==> flow/design.v <==
module pc_counter(
		input clk,
		input reset,
		input [31:0] next_addr,
		output reg [31:0] current,
		input hazardStall);
	always @(posedge clk) begin
		if (reset == 1)
			current <= 32'h00003000;
		else if (hazardStall == 0)
			current <= next_addr;
	end
endmodule
module alu( output reg[31:0] aluresult, output zero,
            input[3:0] operation, input[31:0] data_a, input [31:0] data_b );
  assign zero = (aluresult == 32'b0);
  always @(*) begin
    case (operation)
      4'b0000: begin  
        aluresult = data_a & data_b;
      end
      4'b0001: begin  
        aluresult = data_a | data_b;
      end
      4'b0010: begin  
        aluresult = data_a + data_b;
      end
      4'b0110: begin  
        aluresult = data_a - data_b;
      end
      4'b0111: begin  
        if  
          ((data_a[31] == 1) && (data_b [31] == 0))
          begin
          aluresult = 1;
        end
       else if  
          ((data_b[31] == 1) && (data_a [31] == 0))
          begin
          aluresult = 0;
        end
        else  
        begin
          aluresult =  data_a < data_b ? 1 : 0;
      end
      end
      4'b1100: begin  
        aluresult = ~( data_a  | data_b );
      end
      default: begin
        aluresult = data_a + data_b;
      end
    endcase
  end
endmodule
module mux32_2_1(
	input s,
	input [31:0] in0,
	input [31:0] in1,
	output reg [31:0] out
	);
	always @(*)
		if (s==1) begin
			out = in1;
		end
		else begin
			out = in0;
		end
endmodule
module InstructionFetch(
    input clk,
		input reset,
		output [31:0] inst_addr,
		input [31:0] aluAddresult,
		output [31:0] instr_add_4,
		input pcSrc,
		input hazardStall,  
		input jump,
		input [31:0] jumpMux1
		);
	wire [31:0] next_addr;
	pc_counter pc_counter(
	    .clk (clk),
			.reset    (reset   ), 	 
			.next_addr    (next_addr), 	 
			.current  (inst_addr),	 
			.hazardStall(hazardStall));
	wire [31:0] mux2mux;
	mux32_2_1 mux32_2_1_b (
			.s    (pcSrc   ),  
			.in0  (instr_add_4 ),   
			.in1  (aluAddresult ),  
			.out  (mux2mux ));  
	alu aluPLus4 (
			.aluresult  (instr_add_4),  
			.zero       (      ), 		
			.operation  (4'b0010 ), 	 
			.data_a     (inst_addr), 	 
			.data_b     (32'd4    ));		 
  mux32_2_1 mux32_2_1_j (
			.s    (jump   ),  
			.in0  (mux2mux ),   
			.in1  (jumpMux1),  
			.out  (next_addr ));  
endmodule
module IFIDPipeReg(
		input reset,
		input[31:0] instr_add_4,
		output reg [31:0] IFIDinstr_add_4,
		input[31:0] instr,
		output reg [31:0] IFIDinstr,
		input ifFlush,  
		input stall,
		input clk);  
	always @(posedge clk)
	begin
		if (reset == 1) begin
			IFIDinstr <= 32'h0000;
		end
		else if (stall == 1) begin
			IFIDinstr <= IFIDinstr;
		end
		else if (ifFlush == 1) begin
			IFIDinstr <= 32'h0000;
		end
		else begin
			IFIDinstr_add_4 <= instr_add_4;
			IFIDinstr <= instr;
		end
	end
endmodule
module controlunit ( output reg regdest, output reg jump, output reg branch, output reg memread,
                     output reg memtoreg, output reg memwrite, output reg alusrc, output reg regwrite,
                     output reg[1:0] aluop, input [5:0] opcode );
  always @(*) begin
    {regdest, alusrc, memtoreg, regwrite, memread, memwrite, branch, jump, aluop}=10'b0000000000;
    case (opcode)
      6'b000000: begin  
        regdest = 1;
        regwrite = 1;
        aluop = 2'b10;
      end
      6'b100011: begin  
        alusrc = 1;
        memtoreg = 1;
        regwrite = 1;
        memread = 1;
      end
      6'b101011: begin  
        alusrc = 1;
	   memwrite = 1;
      end
      6'b000100: begin  
        branch = 1;
        aluop = 2'b01;
      end
      6'b001000: begin  
        regwrite = 1;
	alusrc = 1;
      end
      6'b001001: begin  
        regwrite = 1;
	   alusrc = 1;
      end
      6'b000010: begin  
        jump = 1;
      end
    endcase
  end
endmodule
module sign_extend(
	input [15:0] extendMe,
	output reg [31:0] extended);
	always @(*)
		begin if
				(extendMe[15] == 0)
			extended =  {16'b0000000000000000, extendMe};
		else
			extended =  {16'b1111111111111111, extendMe};
		end
endmodule
module shiftleft2(
	input [29:0] shiftMe,
	output reg [31:0] shifted);
	always @(*) begin
		shifted = {shiftMe[29:0], 2'b00};
	end
endmodule
module combineSLPC4(
	input [3:0] aluPlus4,
	input [25:0] instr,
	output reg [31:0] out
	);
	always @(*) begin
		out = {aluPlus4, instr, 2'b00};
	end
endmodule
module reg_file(
input [4:0] readReg1, readReg2, writeReg,
input [31:0] writeData,
input regWrite, clk,
output reg [31:0] readData1, readData2
);
reg [31:0] regFile [31:0];
always @(*) begin
	if (readReg1 == 0)
		readData1 = 0;
	else if (regWrite && writeReg == readReg1)
		readData1 = writeData;
	else
		readData1 = regFile[readReg1];
	if (readReg2 == 0)
		readData2 = 0;
	else if (regWrite && writeReg == readReg2)
		readData2 = writeData;
	else
		readData2 = regFile[readReg2];
end
always @(posedge clk) begin
	if (regWrite && writeReg != 0)
		regFile[writeReg] <= writeData;
end
endmodule
module comparator(
		input [31:0] readData1,
		input [31:0] readData2,
		output reg IFFlush,
		input [5:0] IFIDinstr,
		output reg PCSrc,
		output reg jump,
		output zero
		);
	alu alu (
			.aluresult  (  ),
			.zero       (zero      ),
			.operation  (4'b0110 ),
			.data_a     (readData1    ),
			.data_b     (readData2    ));
	always @(*) begin
    case (IFIDinstr)
      6'b000010: begin
		IFFlush = 1;
		PCSrc = 0;
		jump = 1;
      end
      6'b000100: begin  
		IFFlush = zero;
		PCSrc = zero;
		jump = 0;
      end
      default: begin
        IFFlush = 0;
		PCSrc = 0;
		jump = 0;
      end
    endcase
  end
endmodule
module andGate(input in0, input in1, output reg out);
	always @(*) begin
		if ((in0 == 1 ) && (in1 == 1))
				out = 1;
		else
			out = 0;
		end
endmodule
module InstructionDecode(
		input [31:0] IFIDinstr,
		input [31:0] IFIDinstr_add_4,
		output [31:0] aluAddresult,
		input [4:0] writeReg,
		input [31:0] writeData,
		input regWrite,
		input clk,
		input stall,
		output [31:0] readData1,
		output [31:0] data_out,
		output ifflush,
		output pcSrc,
		output [31:0] signExtended,
		output jump,
		output [31:0] aluAddB
		);
	wire [31:0] branchOffset;
	sign_extend sign_extend (
			.extendMe  (IFIDinstr[15:0]),  
			.extended  (signExtended));  
	shiftleft2 shiftleft2 (
			.shiftMe  (signExtended[29:0]),   
			.shifted  (branchOffset ));		 
	alu aluAdd (
			.aluresult  (aluAddresult ),  
			.zero       (      ),  
			.operation  (4'b0010),  
			.data_a     (IFIDinstr_add_4  ),   
			.data_b     (branchOffset    ));  
	combineSLPC4 combineSLPC4 (
		.aluPlus4  (IFIDinstr_add_4[31:28]),  
		.instr  (IFIDinstr[25:0] ),  
		.out  (aluAddB ));	 
	reg_file reg_file (
			.readReg1   (IFIDinstr[25:21]),  
			.readReg2   (IFIDinstr[20:16]),  
			.writeReg   (writeReg  ),    
			.writeData  (writeData ),    
			.regWrite   (regWrite  ),    
			.clk        (clk       ),    
			.readData1  (readData1 ),    
			.readData2  (data_out ));   
	wire ifflushInternal, pcSrcAnd, jumpInternal, zero;
	comparator c1(
			.readData1 (readData1),
			.readData2 (data_out),
			.IFFlush (ifflushInternal),
			.IFIDinstr (IFIDinstr[31:26]),
			.PCSrc (pcSrcAnd),
			.jump (jumpInternal),
			.zero (zero));
	wire go = ~stall;
	andGate andGate (
		.in0  (ifflushInternal ),
		.in1  (go ),
		.out  (ifflush ));
	andGate andGate2 (
		.in0  (pcSrcAnd ),
		.in1  (go ),
		.out  (pcSrc ));
	andGate andGate3 (
		.in0  (jumpInternal ),
		.in1  (go ),
		.out  (jump ));
endmodule
module IDEXPipeReg(
	input reset,
	input bubble,
	input regdestID,
	input mem_readID,
	input memtoregID,
	input MemWriteSafe,
	input alusrcID,
	input RegWriteHazardSafe,
	input [1:0] aluopID,
	output reg regdest,
	output reg mem_readEX,
	output reg memtoregEX,
	output reg MemWriteSafeEX,
	output reg alusrc,
	output reg RegWriteHazardSafeEX,
	output reg [1:0] aluop,
	input  [31:0] readData1ID,
	input  [31:0] readData2ID,
	output reg [31:0] readData1EX,
	output reg  [31:0] readData2EX,
	input [31:0] extendedID,
	output reg [31:0] extendedEX,
	input [31:0] IFIDinstr,
	output reg [31:0] IDEXinstr,
	input clk);
	always @(posedge clk)
	begin
		if (reset == 1 || bubble == 1) begin
			mem_readEX <= 0;
			MemWriteSafeEX <= 0;
			RegWriteHazardSafeEX <= 0;
		end
		else begin
			mem_readEX <= mem_readID;
			MemWriteSafeEX <= MemWriteSafe;
			RegWriteHazardSafeEX <= RegWriteHazardSafe;
		end
		regdest <= regdestID;
		memtoregEX <= memtoregID;
		alusrc <= alusrcID;
		aluop <= aluopID;
		readData1EX <= readData1ID;
		readData2EX <= readData2ID;
		extendedEX <= extendedID;
		IDEXinstr <= IFIDinstr;
	end
endmodule
module alu_control(input[1:0] aluop, input[5:0] funct, output reg[3:0] operation );
  always @(*) begin
    if (aluop == 2'b00)
      operation = 4'b0010;       
    else if (aluop == 2'b01)
      operation = 4'b0110;       
    else if (aluop == 2'b10 && funct == 6'b100000)
      operation = 4'b0010;       
    else if (aluop[1] == 1 && funct == 6'b100010)
      operation = 4'b0110;        
    else if (aluop == 2'b10 && funct == 6'b100100)
      operation = 4'b0000;       
    else if (aluop == 2'b10 && funct== 6'b100101)
      operation = 4'b0001;       
    else if (aluop == 2'b10 && funct == 6'b101010)
      operation = 4'b0111;       
    else
      operation = 4'b0010;       
  end
endmodule
module mux4_4_1(
		input [31:0] IDEX,
		input [31:0] EXMEM,
		input [31:0] MEMWB,
		input [1:0] s,
		output reg [31:0] aluInput);
	always @(*)
	    case (s)
     2'b10 : begin 
        aluInput = EXMEM;
      end
     2'b01 : begin 
        aluInput = MEMWB;
      end
     default : begin 
        aluInput = IDEX;
      end
	    endcase
endmodule
module mux4_2_1(
		input [4:0] in0,
		input [4:0] in1,
		input s,
		output reg [4:0] out);
	always @(*)
		if (s==1) begin
			out = in1;
	 end
	 else begin
			out = in0;
	 end
endmodule
module execute(
		input [1:0] alu_op,
		output [31:0] data_addrEXMEM,
		input [31:0] IDEXreadData1,
		input [31:0] IDEXreadData2,
		input [31:0] EXMEMresult,
		input [31:0] MEMWBresult,
		input [31:0] IDEXsignExtended,
		input [31:0] IDEXinstr,
		input alu_src,
		input [1:0] fwdA,
		input [1:0] fwdB,
		input regdest,
		output [4:0] writeReg,
		output [31:0] fwdBMux
		);
	wire [3:0] operation;
	alu_control alu_control (
			.aluop      (alu_op),   
			.funct      (IDEXinstr[5:0]     ),  
			.operation  (operation ));  
	wire [31:0] readData1;
	wire [31:0] readData2;
	mux4_4_1 fwdmuxa (
			.IDEX      (IDEXreadData1     ),
			.EXMEM     (EXMEMresult       ),
			.MEMWB     (MEMWBresult       ),
			.s         (fwdA        ),
			.aluInput  (readData1 ));
	mux4_4_1 fwdmuxb (
			.IDEX      (IDEXreadData2     ),
			.EXMEM     (EXMEMresult       ),
			.MEMWB     (MEMWBresult       ),
			.s         (fwdB        ),
			.aluInput  (fwdBMux ));
	mux32_2_1 mux32_2_1 (
			.s    (alu_src   ),
			.in0  (fwdBMux ),
			.in1  (IDEXsignExtended ),
			.out  (readData2 ));
	alu aluMain (
			.aluresult  (data_addrEXMEM),
			.zero       (      ),
			.operation  (operation ),
			.data_a     (readData1    ),
			.data_b     (readData2    ));
	mux4_2_1 mux4_2_1 (
			.in0  (IDEXinstr[20:16]),
			.in1  (IDEXinstr[15:11]),
			.s    (regdest),
			.out  (writeReg));
endmodule
module EXMEMPipeReg(
		input reset,
		input [4:0] writeRegEX,
		input [31:0] data_addrEX,
		input [31:0] writeDataEX,
		input mem_readEX, memwrite,
		input RegWriteEx, memtoregEX,
		output reg [4:0] writeRegMEM,
		output reg [31:0] data_addr,
		output reg [31:0] writeData,
		output reg mem_read, mem_write,
		output reg RegWriteMem, memtoregMEM,
		input clk);
	always @(posedge clk) begin
		if (reset == 1) begin
			mem_read <= 0;
			mem_write <= 0;
			RegWriteMem <= 0;
		end
		else begin
			mem_read <= mem_readEX;
			mem_write <= memwrite;
			RegWriteMem <= RegWriteEx;
		end
		writeRegMEM <= writeRegEX;
		data_addr <= data_addrEX;
		writeData <= writeDataEX;
		memtoregMEM <= memtoregEX;
	end
endmodule
module MEMWBPipeReg(
	input reset,
	input [31:0] read_data,
	input [31:0] data_addr,
	input [4:0] writeRegMem,
	input regWriteMem,
	input memtoregMem,
	output reg [31:0] read_dataIF,
	output reg [31:0] data_addrIF,
	output reg [4:0] writeRegMemIF,
	output reg regWrite,
	output reg memtoreg,
	input clk);
	always @(posedge clk) begin
		if (reset == 1)
			regWrite <= 0;
		else
			regWrite <= regWriteMem;
		data_addrIF <= data_addr;
		memtoreg <= memtoregMem;
		writeRegMemIF <= writeRegMem;
		read_dataIF <= read_data;
	end
endmodule
module HazardDetector(
		input [4:0] IDEXinstrRt2016,
		input [4:0] IFIDinstrRs2521,
		input [4:0] IFIDinstrRt2016,
		input IDEXMemRead,
		input IDbranch,
		input IDEXRegWrite,
		input [4:0] IDEXWriteReg,
		input EXMEMRegWrite,
		input [4:0] EXMEMWriteReg,
		output reg stall,
		input RegWrite,
		input MemWrite,
		output reg RegWriteSafe,
		output reg MemWriteSafe);
	reg loadUse, branchWait;
	always @(*) begin
		loadUse = (IDEXMemRead == 1) &&
			((IDEXinstrRt2016 == IFIDinstrRs2521) || (IDEXinstrRt2016 == IFIDinstrRt2016));
		branchWait = (IDbranch == 1) && (
			((IDEXRegWrite == 1) && (IDEXWriteReg != 0) &&
			 ((IDEXWriteReg == IFIDinstrRs2521) || (IDEXWriteReg == IFIDinstrRt2016))) ||
			((EXMEMRegWrite == 1) && (EXMEMWriteReg != 0) &&
			 ((EXMEMWriteReg == IFIDinstrRs2521) || (EXMEMWriteReg == IFIDinstrRt2016))));
		stall = loadUse || branchWait;
		if (stall) begin
			RegWriteSafe = 0;
			MemWriteSafe = 0;
		end
		else begin
			RegWriteSafe = RegWrite;
			MemWriteSafe = MemWrite;
		end
	end
endmodule
module ForwardingUnit(
		input [4:0] IDEXinstrRt2016,
		input [4:0] IDEXinstrRs2521,
		input EXMEMRegWrite,
		input [4:0] EXMEMRegRd1511,
		input MEMWBRegWrite,
		input [4:0] MEMWBRegRd1511,
		output reg [1:0] fwdA,
		output reg [1:0] fwdB
		);
	always @(*)
	begin
		fwdA = 2'b00;
		fwdB = 2'b00;
		if ((EXMEMRegWrite == 1) && (EXMEMRegRd1511 != 0)) begin
			if (EXMEMRegRd1511 == IDEXinstrRs2521) begin
				fwdA = 2'b10;
			end
			if (EXMEMRegRd1511 == IDEXinstrRt2016) begin
				fwdB = 2'b10;
			end
		end
		if ((EXMEMRegWrite == 0) || (EXMEMRegRd1511 == 0 || EXMEMRegRd1511 != IDEXinstrRs2521)) begin
			if ((MEMWBRegWrite == 1) && (MEMWBRegRd1511 != 0)) begin
				if (MEMWBRegRd1511 == IDEXinstrRs2521) begin
					fwdA = 2'b01;
				end
			end
		end
		if ((EXMEMRegWrite == 0) || (EXMEMRegRd1511 == 0 || EXMEMRegRd1511 != IDEXinstrRt2016)) begin
			if ((MEMWBRegWrite == 1) && (MEMWBRegRd1511 != 0)) begin
				if (MEMWBRegRd1511 == IDEXinstrRt2016) begin
					fwdB = 2'b01;
				end
			end
		end
	end
endmodule
module pipelineProcessor(
	input clk,
	input reset,
	output [31:0]  inst_addr,
	input  [31:0]  instr,
	output [31:0]  data_addr,
	output  [31:0]  data_out,
	output        mem_read,
	output          mem_write,
	input  [31:0]  data_in
	);
	wire [31:0] instr_add_4;
	wire [31:0] aluAddresult;
	wire [31:0] IFIDinstr;
	wire [31:0] jumpMux1;
	wire pcSrc, jump, stall, ifFlush;
	InstructionFetch InstructionFetch (
	  .clk   (clk),
		.reset         (reset        ),
		.inst_addr     (inst_addr    ),
		.aluAddresult  (aluAddresult ),
		.instr_add_4   (instr_add_4  ),
		.pcSrc         (pcSrc        ),
		.hazardStall	(stall ),
		.jump         (jump),
		.jumpMux1     (jumpMux1));
	wire [31:0] IFIDinstr_add_4;
	IFIDPipeReg IFIDPipeReg (
		.reset            (reset           ),
		.instr_add_4      (instr_add_4     ),
		.IFIDinstr_add_4  (IFIDinstr_add_4 ),
		.instr            (instr           ),
		.IFIDinstr        (IFIDinstr       ),
		.ifFlush          (ifFlush         ),
		.stall            (stall           ),
		.clk              (clk             ));
	wire [1:0] aluopID;
	wire regdestID, jumpID, branchID, mem_readID, memtoregID, MemWriteHazard;
	wire alusrcID, RegWriteHazard;
	controlunit controlunit (
		.regdest   (regdestID  ),
		.jump      (jumpID     ),
		.branch    (branchID   ),
		.memread   (mem_readID  ),
		.memtoreg  (memtoregID ),
		.memwrite  (MemWriteHazard ),
		.alusrc    (alusrcID   ),
		.regwrite  (RegWriteHazard ),
		.aluop     (aluopID    ),
		.opcode    (IFIDinstr[31:26]   ));
	wire [31:0] readData1ID;
	wire [31:0] readData2ID;
	wire [31:0] signExtended;
	wire [4:0] writeReg;
	wire [31:0] writeData;
	wire regWrite;
	InstructionDecode InstructionDecode (
		.IFIDinstr        (IFIDinstr       ),
		.IFIDinstr_add_4  (IFIDinstr_add_4 ),
		.aluAddresult     (aluAddresult    ),
		.writeReg         (writeReg        ),
		.writeData        (writeData       ),
		.regWrite         (regWrite        ),
		.clk              (clk             ),
		.stall            (stall           ),
		.readData1        (readData1ID       ),
		.data_out         (readData2ID        ),
		.ifflush          (ifFlush         ),
		.pcSrc            (pcSrc           ),
		.signExtended     (signExtended    ),
		.jump 			  (jump)			,
		.aluAddB		  (jumpMux1));
	wire [31:0] extendedEX;
	wire [31:0] IDEXreadData1, IDEXreadData2, IDEXinstr2;
	wire [1:0] alu_op;
	wire regdest, mem_readEX, memtoregEX, mem_writeEX, alusrc, RegWriteEx;
	wire RegWriteSafe, MemWriteSafe;
	IDEXPipeReg IDEXPipeReg (
		.reset                 (reset                ),
		.bubble                (stall                ),
		.regdestID             (regdestID            ),
		.mem_readID            (mem_readID           ),
		.memtoregID            (memtoregID           ),
		.MemWriteSafe          (MemWriteSafe         ),
		.alusrcID              (alusrcID             ),
		.RegWriteHazardSafe    (RegWriteSafe  		 ),
		.aluopID               (aluopID              ),
		.regdest               (regdest              ),
		.mem_readEX            (mem_readEX           ),
		.memtoregEX            (memtoregEX           ),
		.MemWriteSafeEX        (mem_writeEX       ),
		.alusrc                (alusrc               ),
		.RegWriteHazardSafeEX  (RegWriteEx		 ),
		.aluop                 (alu_op                ),
		.readData1ID           (readData1ID          ),
		.readData2ID           (readData2ID          ),
		.readData1EX           (IDEXreadData1          ),
		.readData2EX           (IDEXreadData2          ),
		.extendedID            (signExtended           ),
		.extendedEX            (extendedEX           ),
		.IFIDinstr			   (IFIDinstr			  ),
		.IDEXinstr				(IDEXinstr2			  ),
		.clk                   (clk                  ));
	wire [31:0] data_addrEX;
	wire [1:0] fwdA, fwdB;
	wire [4:0] writeRegEX;
	wire [31:0] writeDataEX;
	execute execute (
		.alu_op            (alu_op           ),
		.data_addrEXMEM    (data_addrEX   ),
		.IDEXreadData1     (IDEXreadData1    ),
		.IDEXreadData2     (IDEXreadData2    ),
		.EXMEMresult       (data_addr      ),
		.MEMWBresult       (writeData      ),
		.IDEXsignExtended  (extendedEX  ),
		.IDEXinstr         (IDEXinstr2        ),
		.alu_src           (alusrc          ),
		.fwdA              (fwdA             ),
		.fwdB              (fwdB             ),
		.regdest           (regdest          ),
		.writeReg          (writeRegEX       ),
		.fwdBMux		   (writeDataEX		));
	wire [4:0] writeRegMEM;
	wire RegWriteMem, memtoregMEM;
	EXMEMPipeReg EXMEMPipeReg (
		.reset        (reset       ),
		.writeRegEX   (writeRegEX  ),
		.data_addrEX  (data_addrEX ),
		.writeDataEX  (writeDataEX ),
		.mem_readEX   (mem_readEX  ),
		.memwrite     (mem_writeEX    ),
		.RegWriteEx   (RegWriteEx  ),
		.memtoregEX   (memtoregEX  ),
		.writeRegMEM  (writeRegMEM ),
		.data_addr    (data_addr   ),
		.writeData    (data_out   ),
		.mem_read     (mem_read    ),
		.mem_write    (mem_write   ),
		.RegWriteMem  (RegWriteMem ),
		.memtoregMEM  (memtoregMEM ),
		.clk          (clk         ));
	wire [31:0] read_dataIF, data_addrIF;
	wire memtoreg;
	MEMWBPipeReg MEMWBPipeReg (
		.reset          (reset         ),
		.read_data      (data_in     ),
		.data_addr      (data_addr     ),
		.writeRegMem    (writeRegMEM   ),
		.regWriteMem    (RegWriteMem  ),
		.memtoregMem    (memtoregMEM   ),
		.read_dataIF    (read_dataIF   ),
		.data_addrIF    (data_addrIF   ),
		.writeRegMemIF  (writeReg ),
		.regWrite       (regWrite      ),
		.memtoreg       (memtoreg      ),
		.clk            (clk           ));
	mux32_2_1 mux32_2_1data (
		.s    (memtoreg   ),
		.in0  (data_addrIF ),
		.in1  (read_dataIF ),
		.out  (writeData ));
	HazardDetector HazardDetector (
		.IDEXinstrRt2016  (IDEXinstr2[20:16] ),
		.IFIDinstrRs2521  (IFIDinstr[25:21] ),
		.IFIDinstrRt2016  (IFIDinstr[20:16] ),
		.IDEXMemRead      (mem_readEX     ),
		.IDbranch         (branchID        ),
		.IDEXRegWrite     (RegWriteEx      ),
		.IDEXWriteReg     (writeRegEX      ),
		.EXMEMRegWrite    (RegWriteMem     ),
		.EXMEMWriteReg    (writeRegMEM     ),
		.stall            (stall           ),
		.RegWrite         (RegWriteHazard        ),
		.MemWrite         (MemWriteHazard        ),
		.RegWriteSafe     (RegWriteSafe    ),
		.MemWriteSafe     (MemWriteSafe    ));
	ForwardingUnit ForwardingUnit (
		.IDEXinstrRt2016  (IDEXinstr2[20:16] ),
		.IDEXinstrRs2521  (IDEXinstr2[25:21] ),
		.EXMEMRegWrite    (RegWriteMem   ),
		.EXMEMRegRd1511   (writeRegMEM  ),
		.MEMWBRegWrite    (regWrite   ),
		.MEMWBRegRd1511   (writeReg  ),
		.fwdA             (fwdA            ),
		.fwdB             (fwdB            ));
endmodule
# Tool chain data of pipelineProcessor
# Each step is given for the RTL above and for the edited RTL.
# Lines under "before" count in the file above, lines under "after" in the edited file.
# "delta" is "after" less "before", of the values as shown.
# Cell names lack the library's common part.
# Not given: n/a
dict set report design {
  top {pipelineProcessor}
  clk_port {clk}
  lib {sky130hd}
  corner {tt_025C_1v80}
}

# Edit of the RTL
# Unified diff, file above to edited file.
# This change comes from a script, not from a designer. The edited design behaves differently; no optimisation was intended.
# begin of diff
@@ -786,12 +786,5 @@
 		.RegWriteSafe     (RegWriteSafe    ),
 		.MemWriteSafe     (MemWriteSafe    ));
-	ForwardingUnit ForwardingUnit (
-		.IDEXinstrRt2016  (IDEXinstr2[20:16] ),
-		.IDEXinstrRs2521  (IDEXinstr2[25:21] ),
-		.EXMEMRegWrite    (RegWriteMem   ),
-		.EXMEMRegRd1511   (writeRegMEM  ),
-		.MEMWBRegWrite    (regWrite   ),
-		.MEMWBRegRd1511   (writeReg  ),
-		.fwdA             (fwdA            ),
-		.fwdB             (fwdB            ));
-endmodule
+	assign fwdA = 0;
+	assign fwdB = 0;
+endmodule
# end of diff

# After elaboration
# Source: Yosys, flattened and elaborated, memories not mapped. Widths are those after wreduce. Print and check cells do not count. Equal cells are merged and count once.
# Memory sizes are those after Yosys's memory passes, which may raise the word count (mostly to a power of two), join words into wider ones and drop unused or constant bits.
# element before after delta
set classes {}
lappend classes {n_addsub 5 5 0}
lappend classes {n_mul 0 0 0}
lappend classes {n_div 0 0 0}
lappend classes {cmp 1 1 0}
lappend classes {eq_ne 35 25 -10}
lappend classes {shift 0 0 0}
lappend classes {muxes 54 42 -12}
lappend classes {bitwise 9 8 -1}
lappend classes {reduce_and_logical 43 38 -5}
# operator before after delta
set op_table {}
lappend op_table {{2-to-1 mux 2 bit} 10 0 -10}
lappend op_table {{== test 5 bit} 12 8 -4}
lappend op_table {{logical OR 1 bit} 10 6 -4}
lappend op_table {{== test 2 x 1 -> 1 bit (second input constant)} 3 1 -2}
lappend op_table {{== test 2 bit (second input constant)} 3 1 -2}
lappend op_table {{inequality test 5 bit} 2 0 -2}
lappend op_table {{parallel mux 32 bit (select 2 bit)} 2 0 -2}
lappend op_table {{NOT 1 bit} 6 5 -1}
lappend op_table {{logical NOT 5 bit} 3 2 -1}
lappend op_table {{logical AND 1 bit} 19 19 0}
lappend op_table {{2-to-1 mux 1 bit} 15 15 0}
lappend op_table {{2-to-1 mux 32 bit} 11 11 0}
lappend op_table {{== test 6 bit (second input constant)} 7 7 0}
lappend op_table {{2-to-1 mux 3 bit} 6 6 0}
lappend op_table {{2-to-1 mux 5 bit} 6 6 0}
lappend op_table {{nonzero test 5 bit} 3 3 0}
lappend op_table {{adder 32 bit} 2 2 0}
lappend op_table {{== test 4 x 3 -> 1 bit (second input constant)} 2 2 0}
lappend op_table {{== test 6 x 4 -> 1 bit (second input constant)} 2 2 0}
lappend op_table {{OR reduction 4 bit} 2 2 0}
lappend op_table {{subtractor 32 bit} 2 2 0}
lappend op_table {{adder 32 x 3 -> 32 bit (second input constant)} 1 1 0}
lappend op_table {{AND 32 bit} 1 1 0}
lappend op_table {{== test 4 x 1 -> 1 bit (second input constant)} 1 1 0}
lappend op_table {{== test 4 bit (second input constant)} 1 1 0}
lappend op_table {{== test 6 x 2 -> 1 bit (second input constant)} 1 1 0}
lappend op_table {{== test 6 x 3 -> 1 bit (second input constant)} 1 1 0}
lappend op_table {{logical NOT 2 bit} 1 1 0}
# Not every row of either side is listed.
# element before after delta
set word_totals {}
lappend word_totals {reg_bits 370 365 -5}
lappend word_totals {latch_bits 0 0 0}
lappend word_totals {mem_bits_rw 1024 1024 0}
lappend word_totals {romBits 0 0 0}
lappend word_totals {clocked_rd_ports_x_width 64 64 0}
lappend word_totals {n_memories 1 1 0}
lappend word_totals {inputBits 66 66 0}
lappend word_totals {out_inout_bits 98 98 0}
# element before after
set memory_table {}
lappend memory_table {mem_shapes {InstructionDecode.reg_file.regFile 32x32 r2 w1} {InstructionDecode.reg_file.regFile 32x32 r2 w1}}

# Depth
# Longest topological path by Yosys (ltp), each cell counted once; first at word level (registers and memories cut), then after technology mapping (sequential cells cut; the memories' decode and read muxes count).
# element before after delta
set logic_depth {}
lappend logic_depth {depth_word 14 13 -1}
lappend logic_depth {abc_area 0 0 n/a}
lappend logic_depth {ltp_mapped 28 26 -2}
lappend logic_depth {depth_no_buf 27 19 -8}

# After synthesis
# The flow's flattened synthesis, as Yosys stat reports it; memories are mapped. The netlist is that of the ABC_AREA named above (0 if unset); the other value can give another one.
# element before after delta
set mapped {}
lappend mapped {cells 4544 4167 -377}
lappend mapped {mapped_area_um2 67947.7 66107.2 -1840.5}
lappend mapped {seq_area_um2 38036.5 37936.4 -100.1}
lappend mapped {ff_cells 1372 1367 -5}
# type before after delta
set types {}
lappend types {o21ai_0 197 93 -104}
lappend types {a22oi_1 102 42 -60}
lappend types {nand2_1 205 146 -59}
lappend types {mux2i_1 78 112 34}
lappend types {inv_1 198 165 -33}
lappend types {xnor2_1 69 101 32}
lappend types {a211oi_1 53 21 -32}
lappend types {clkbuf_1 222 192 -30}
lappend types {o211ai_1 15 45 30}
lappend types {or2_2 37 9 -28}
lappend types {or3_1 28 9 -19}
lappend types {ha_1 162 179 17}
lappend types {a31oi_1 23 6 -17}
lappend types {buf_2 21 4 -17}
lappend types {xor2_1 54 38 -16}
lappend types {a221oi_1 24 8 -16}
lappend types {a32o_1 0 11 11}
lappend types {nand3_1 59 49 -10}
# Not every row of either side is listed.
# By module: a second synthesis without flattening, with its own total; a netlist apart from the flattened one above.
# element before after delta
set hier_totals {}
lappend hier_totals {hier_cells 7274 7241 -33}
lappend hier_totals {hier_area_um2 85648.4 85381.9 -266.5}
# Rows give one instance, submodules left out.
# module instances n_cells area_um2
set by_module_before {}
lappend by_module_before {reg_file 1 2481 47833.4}
lappend by_module_before {alu 4 904 5831.8}
lappend by_module_before {IDEXPipeReg 1 139 2745.1}
lappend by_module_before {IFIDPipeReg 1 177 2424.8}
lappend by_module_before {mux32_2_1 4 36 544.3}
lappend by_module_before {EXMEMPipeReg 1 76 1480.2}
lappend by_module_before {MEMWBPipeReg 1 72 1435.1}
lappend by_module_before {mux4_4_1 2 113 636.9}
lappend by_module_before {pc_counter 1 103 1167.4}
lappend by_module_before {HazardDetector 1 53 392.9}
lappend by_module_before {ForwardingUnit 1 34 270.3}
lappend by_module_before {combineSLPC4 1 33 244.0}
lappend by_module_before {shiftleft2 1 33 244.0}
lappend by_module_before {sign_extend 1 32 240.2}
# before: Modules not listed: 9.
# module instances n_cells area_um2
set by_module_after {}
lappend by_module_after {reg_file 1 2481 47833.4}
lappend by_module_after {alu 4 904 5831.8}
lappend by_module_after {IDEXPipeReg 1 139 2745.1}
lappend by_module_after {IFIDPipeReg 1 177 2424.8}
lappend by_module_after {mux32_2_1 4 36 544.3}
lappend by_module_after {EXMEMPipeReg 1 76 1480.2}
lappend by_module_after {MEMWBPipeReg 1 72 1435.1}
lappend by_module_after {mux4_4_1 2 113 636.9}
lappend by_module_after {pc_counter 1 103 1167.4}
lappend by_module_after {HazardDetector 1 53 392.9}
lappend by_module_after {combineSLPC4 1 33 244.0}
lappend by_module_after {shiftleft2 1 33 244.0}
lappend by_module_after {sign_extend 1 32 240.2}
lappend by_module_after {controlunit 1 21 148.9}
# after: Modules not listed: 8.

# Worst setup path after synthesis
# OpenSTA on the mapped netlist: ideal clock, no wires. The path of least setup slack (recovery checks aside). Input and output delay are each 20% of the period. Register names are those of the netlist, which keeps one name where synthesis merged equal registers.
# element before after delta
set synth_timing {}
lappend synth_timing {path_type {flip-flop to flip-flop} {flip-flop to flip-flop} n/a}
lappend synth_timing {startpoint {register (name not given)} {register (name not given)} n/a}
lappend synth_timing {endpoint {register IFIDPipeReg.IFIDinstr_add_4[0]} {register IFIDPipeReg.IFIDinstr_add_4[0]} n/a}
lappend synth_timing {clock_period_ps 9000 9000 0}
lappend synth_timing {setup_time_ps 461 421 -40}
lappend synth_timing {t_first_pin_ps 0 0 0}
lappend synth_timing {arrival_time_ps 7781 7261 -520}
lappend synth_timing {t_required_ps 8539 8579 40}
lappend synth_timing {path_slack_ps 758 1318 560}
lappend synth_timing {path_delay_ps 8242 7682 -560}
lappend synth_timing {path_stages 23 24 1}
lappend synth_timing {synth_period_reached_ps 8242 7682 -560}
# "path_delay_ps" is the arrival time less input delay plus setup time.
# "path_stages": output pins that drive a net of the path, with the launching flip-flop's if there is one; two outputs of one cell count as two.
# "synth_period_reached_ps" is the clock period less the worst setup slack; recovery checks do not enter. This is arithmetic on one report: input and output delays are still those of the set period (20% each).
dict set report synth_between_before {
  path_cell_list {dfxtp_1 clkbuf_2 buf_4 buf_1 buf_1 mux4_2 mux4_2 mux2i_1 a211oi_1 ha_1 o21a_1 a21boi_2 o2111ai_1 a2111oi_0 o211ai_1 and3_1 o2111ai_1 nor4b_4 and2_1 buf_6 buf_12 buf_8 nor3_1}
}
# element line
set synth_lines_before {}
lappend synth_lines_before {{end: assignment} 127} ;# IFIDinstr_add_4 <= instr_add_4;
lappend synth_lines_before {{end: declaration} 109} ;# output reg [31:0] IFIDinstr_add_4,
# before: No chain of elaborated cells between the ends is given.
# Some nets on the timed path still bear RTL names; the line given drives or declares the net.
# signal line
set synth_named_nets_before {}
lappend synth_named_nets_before {IDEXPipeReg.readData1ID[3] 206} ;# if (readReg1 == 0)
dict set report synth_between_after {
  path_cell_list {dfxtp_1 clkbuf_1 buf_4 buf_1 buf_1 mux4_2 mux4_2 mux2i_1 nor2_1 a21oi_1 nor2_1 ha_1 a21o_1 or3_1 o22ai_2 a211oi_1 a2111oi_4 o21ba_2 mux2_2 a22oi_1 a2111oi_4 buf_6 or2_2 nor2_1}
}
# element line
set synth_lines_after {}
lappend synth_lines_after {{end: assignment} 127} ;# IFIDinstr_add_4 <= instr_add_4;
lappend synth_lines_after {{end: declaration} 109} ;# output reg [31:0] IFIDinstr_add_4,
# after: No chain of elaborated cells between the ends is given.
# signal line
set synth_named_nets_after {}
lappend synth_named_nets_after {IDEXPipeReg.readData1ID[5] 206} ;# if (readReg1 == 0)

# Timing after layout
# Path of least setup slack in the final report of each run of pair 1 (OpenROAD, finished layout, wires in). Where an end is a register, its clock arrival counts in the times.
# The report prints the path's times to 10 ps; the period is as set.
# element before after delta
set layout_timing {}
lappend layout_timing {path_type {flip-flop to flip-flop} {flip-flop to flip-flop} n/a}
lappend layout_timing {startpoint {register (name not given)} {register (name not given)} n/a}
lappend layout_timing {endpoint {register InstructionFetch.pc_counter.current[16]} {register InstructionFetch.pc_counter.current[12]} n/a}
lappend layout_timing {clock_period_ps 9000 9000 0}
lappend layout_timing {setup_time_ps 90 110 20}
lappend layout_timing {t_first_pin_ps 810 800 -10}
lappend layout_timing {arrival_time_ps 8300 8030 -270}
lappend layout_timing {t_required_ps 9700 9690 -10}
lappend layout_timing {path_slack_ps 1400 1660 260}
lappend layout_timing {path_stages 22 21 -1}
dict set report layout_between_before {
  path_cell_list {dfxtp_4 buf_4 mux4_2 mux4_2 mux2i_1 nand2_1 o21ai_0 or2_2 ha_1 o21a_1 a21boi_2 o2111ai_1 a2111oi_0 o211ai_1 and3_1 o2111ai_1 nor4b_4 and2_1 buf_4 nor2_1 a22oi_1 a211oi_1}
}
# element line
set layout_lines_before {}
lappend layout_lines_before {{end: assignment} 9} ;# current <= 32'h00003000;
lappend layout_lines_before {{end: assignment} 11} ;# current <= next_addr;
lappend layout_lines_before {{end: declaration} 5} ;# output reg [31:0] current,
# before: No chain of elaborated cells between the ends is given.
dict set report layout_between_after {
  path_cell_list {dfxtp_4 buf_4 mux4_2 mux4_2 mux2i_1 nand2_1 o211ai_1 ha_1 a21o_1 or3_4 o31a_4 o21ai_4 a21boi_2 a221oi_2 nor2b_1 a2111o_1 a2111oi_4 buf_4 mux2i_1 a211oi_1 a211o_1}
}
# element line
set layout_lines_after {}
lappend layout_lines_after {{end: assignment} 9} ;# current <= 32'h00003000;
lappend layout_lines_after {{end: assignment} 11} ;# current <= next_addr;
lappend layout_lines_after {{end: declaration} 5} ;# output reg [31:0] current,
# after: No chain of elaborated cells between the ends is given.

# Layout results
# Both versions went through the flow (Yosys, OpenROAD) with the same settings in each pair. Constraints: input delay and output delay 20% of the set period each, output load 0.01 pF.
dict set report settings_pair_1 {
  CORE_UTILIZATION 40
  PLACE_DENSITY 0.6
  period_ns 9.0
  CAP_MARGIN 20
  CORE_MARGIN 2
  SLEW_MARGIN 20
}
# element before after delta
set results_pair_1 {}
lappend results_pair_1 {yosys_chip_area_um2 67947.7 66107.2 -1840.5}
lappend results_pair_1 {final_die_area_um2 173181.0 168535.0 -4646.0}
lappend results_pair_1 {finalCellArea_um2 77628.2 75631.3 -1996.9}
lappend results_pair_1 {post_route_util_pct 45.9 45.9 0.0}
lappend results_pair_1 {worstSetupSlack_ps 1399 1659 260}
lappend results_pair_1 {total_negative_slack_ps 0 0 0}
lappend results_pair_1 {power.total_mw 19.113 18.484 -0.629}
lappend results_pair_1 {period_less_ws_ps 7601 7341 -260}
dict set report settings_pair_2 {
  ABC_AREA 0
  CAP_MARGIN 20
  CORE_MARGIN 6
  CORE_UTILIZATION 51
  PLACE_DENSITY 0.75
  SETUP_SLACK_MARGIN -0.57
  period_ns 10.3
  SLEW_MARGIN 20
}
# element before after delta
set results_pair_2 {}
lappend results_pair_2 {yosys_chip_area_um2 67947.7 66107.2 -1840.5}
lappend results_pair_2 {final_die_area_um2 142133.0 138406.0 -3727.0}
lappend results_pair_2 {finalCellArea_um2 76318.2 74983.2 -1335.0}
lappend results_pair_2 {post_route_util_pct 57.9 58.6 0.7}
lappend results_pair_2 {worstSetupSlack_ps 1948 2573 625}
lappend results_pair_2 {total_negative_slack_ps 0 0 0}
lappend results_pair_2 {power.total_mw 16.228 16.222 -0.006}
lappend results_pair_2 {period_less_ws_ps 8352 7727 -625}
# "period_less_ws_ps" means the clock period less the worst setup slack. The figure is calculated, with input and output delays left at 20% of the set period.
# "power.total_mw" rests on the timing tool's default activity at the inputs, not on a simulated workload.
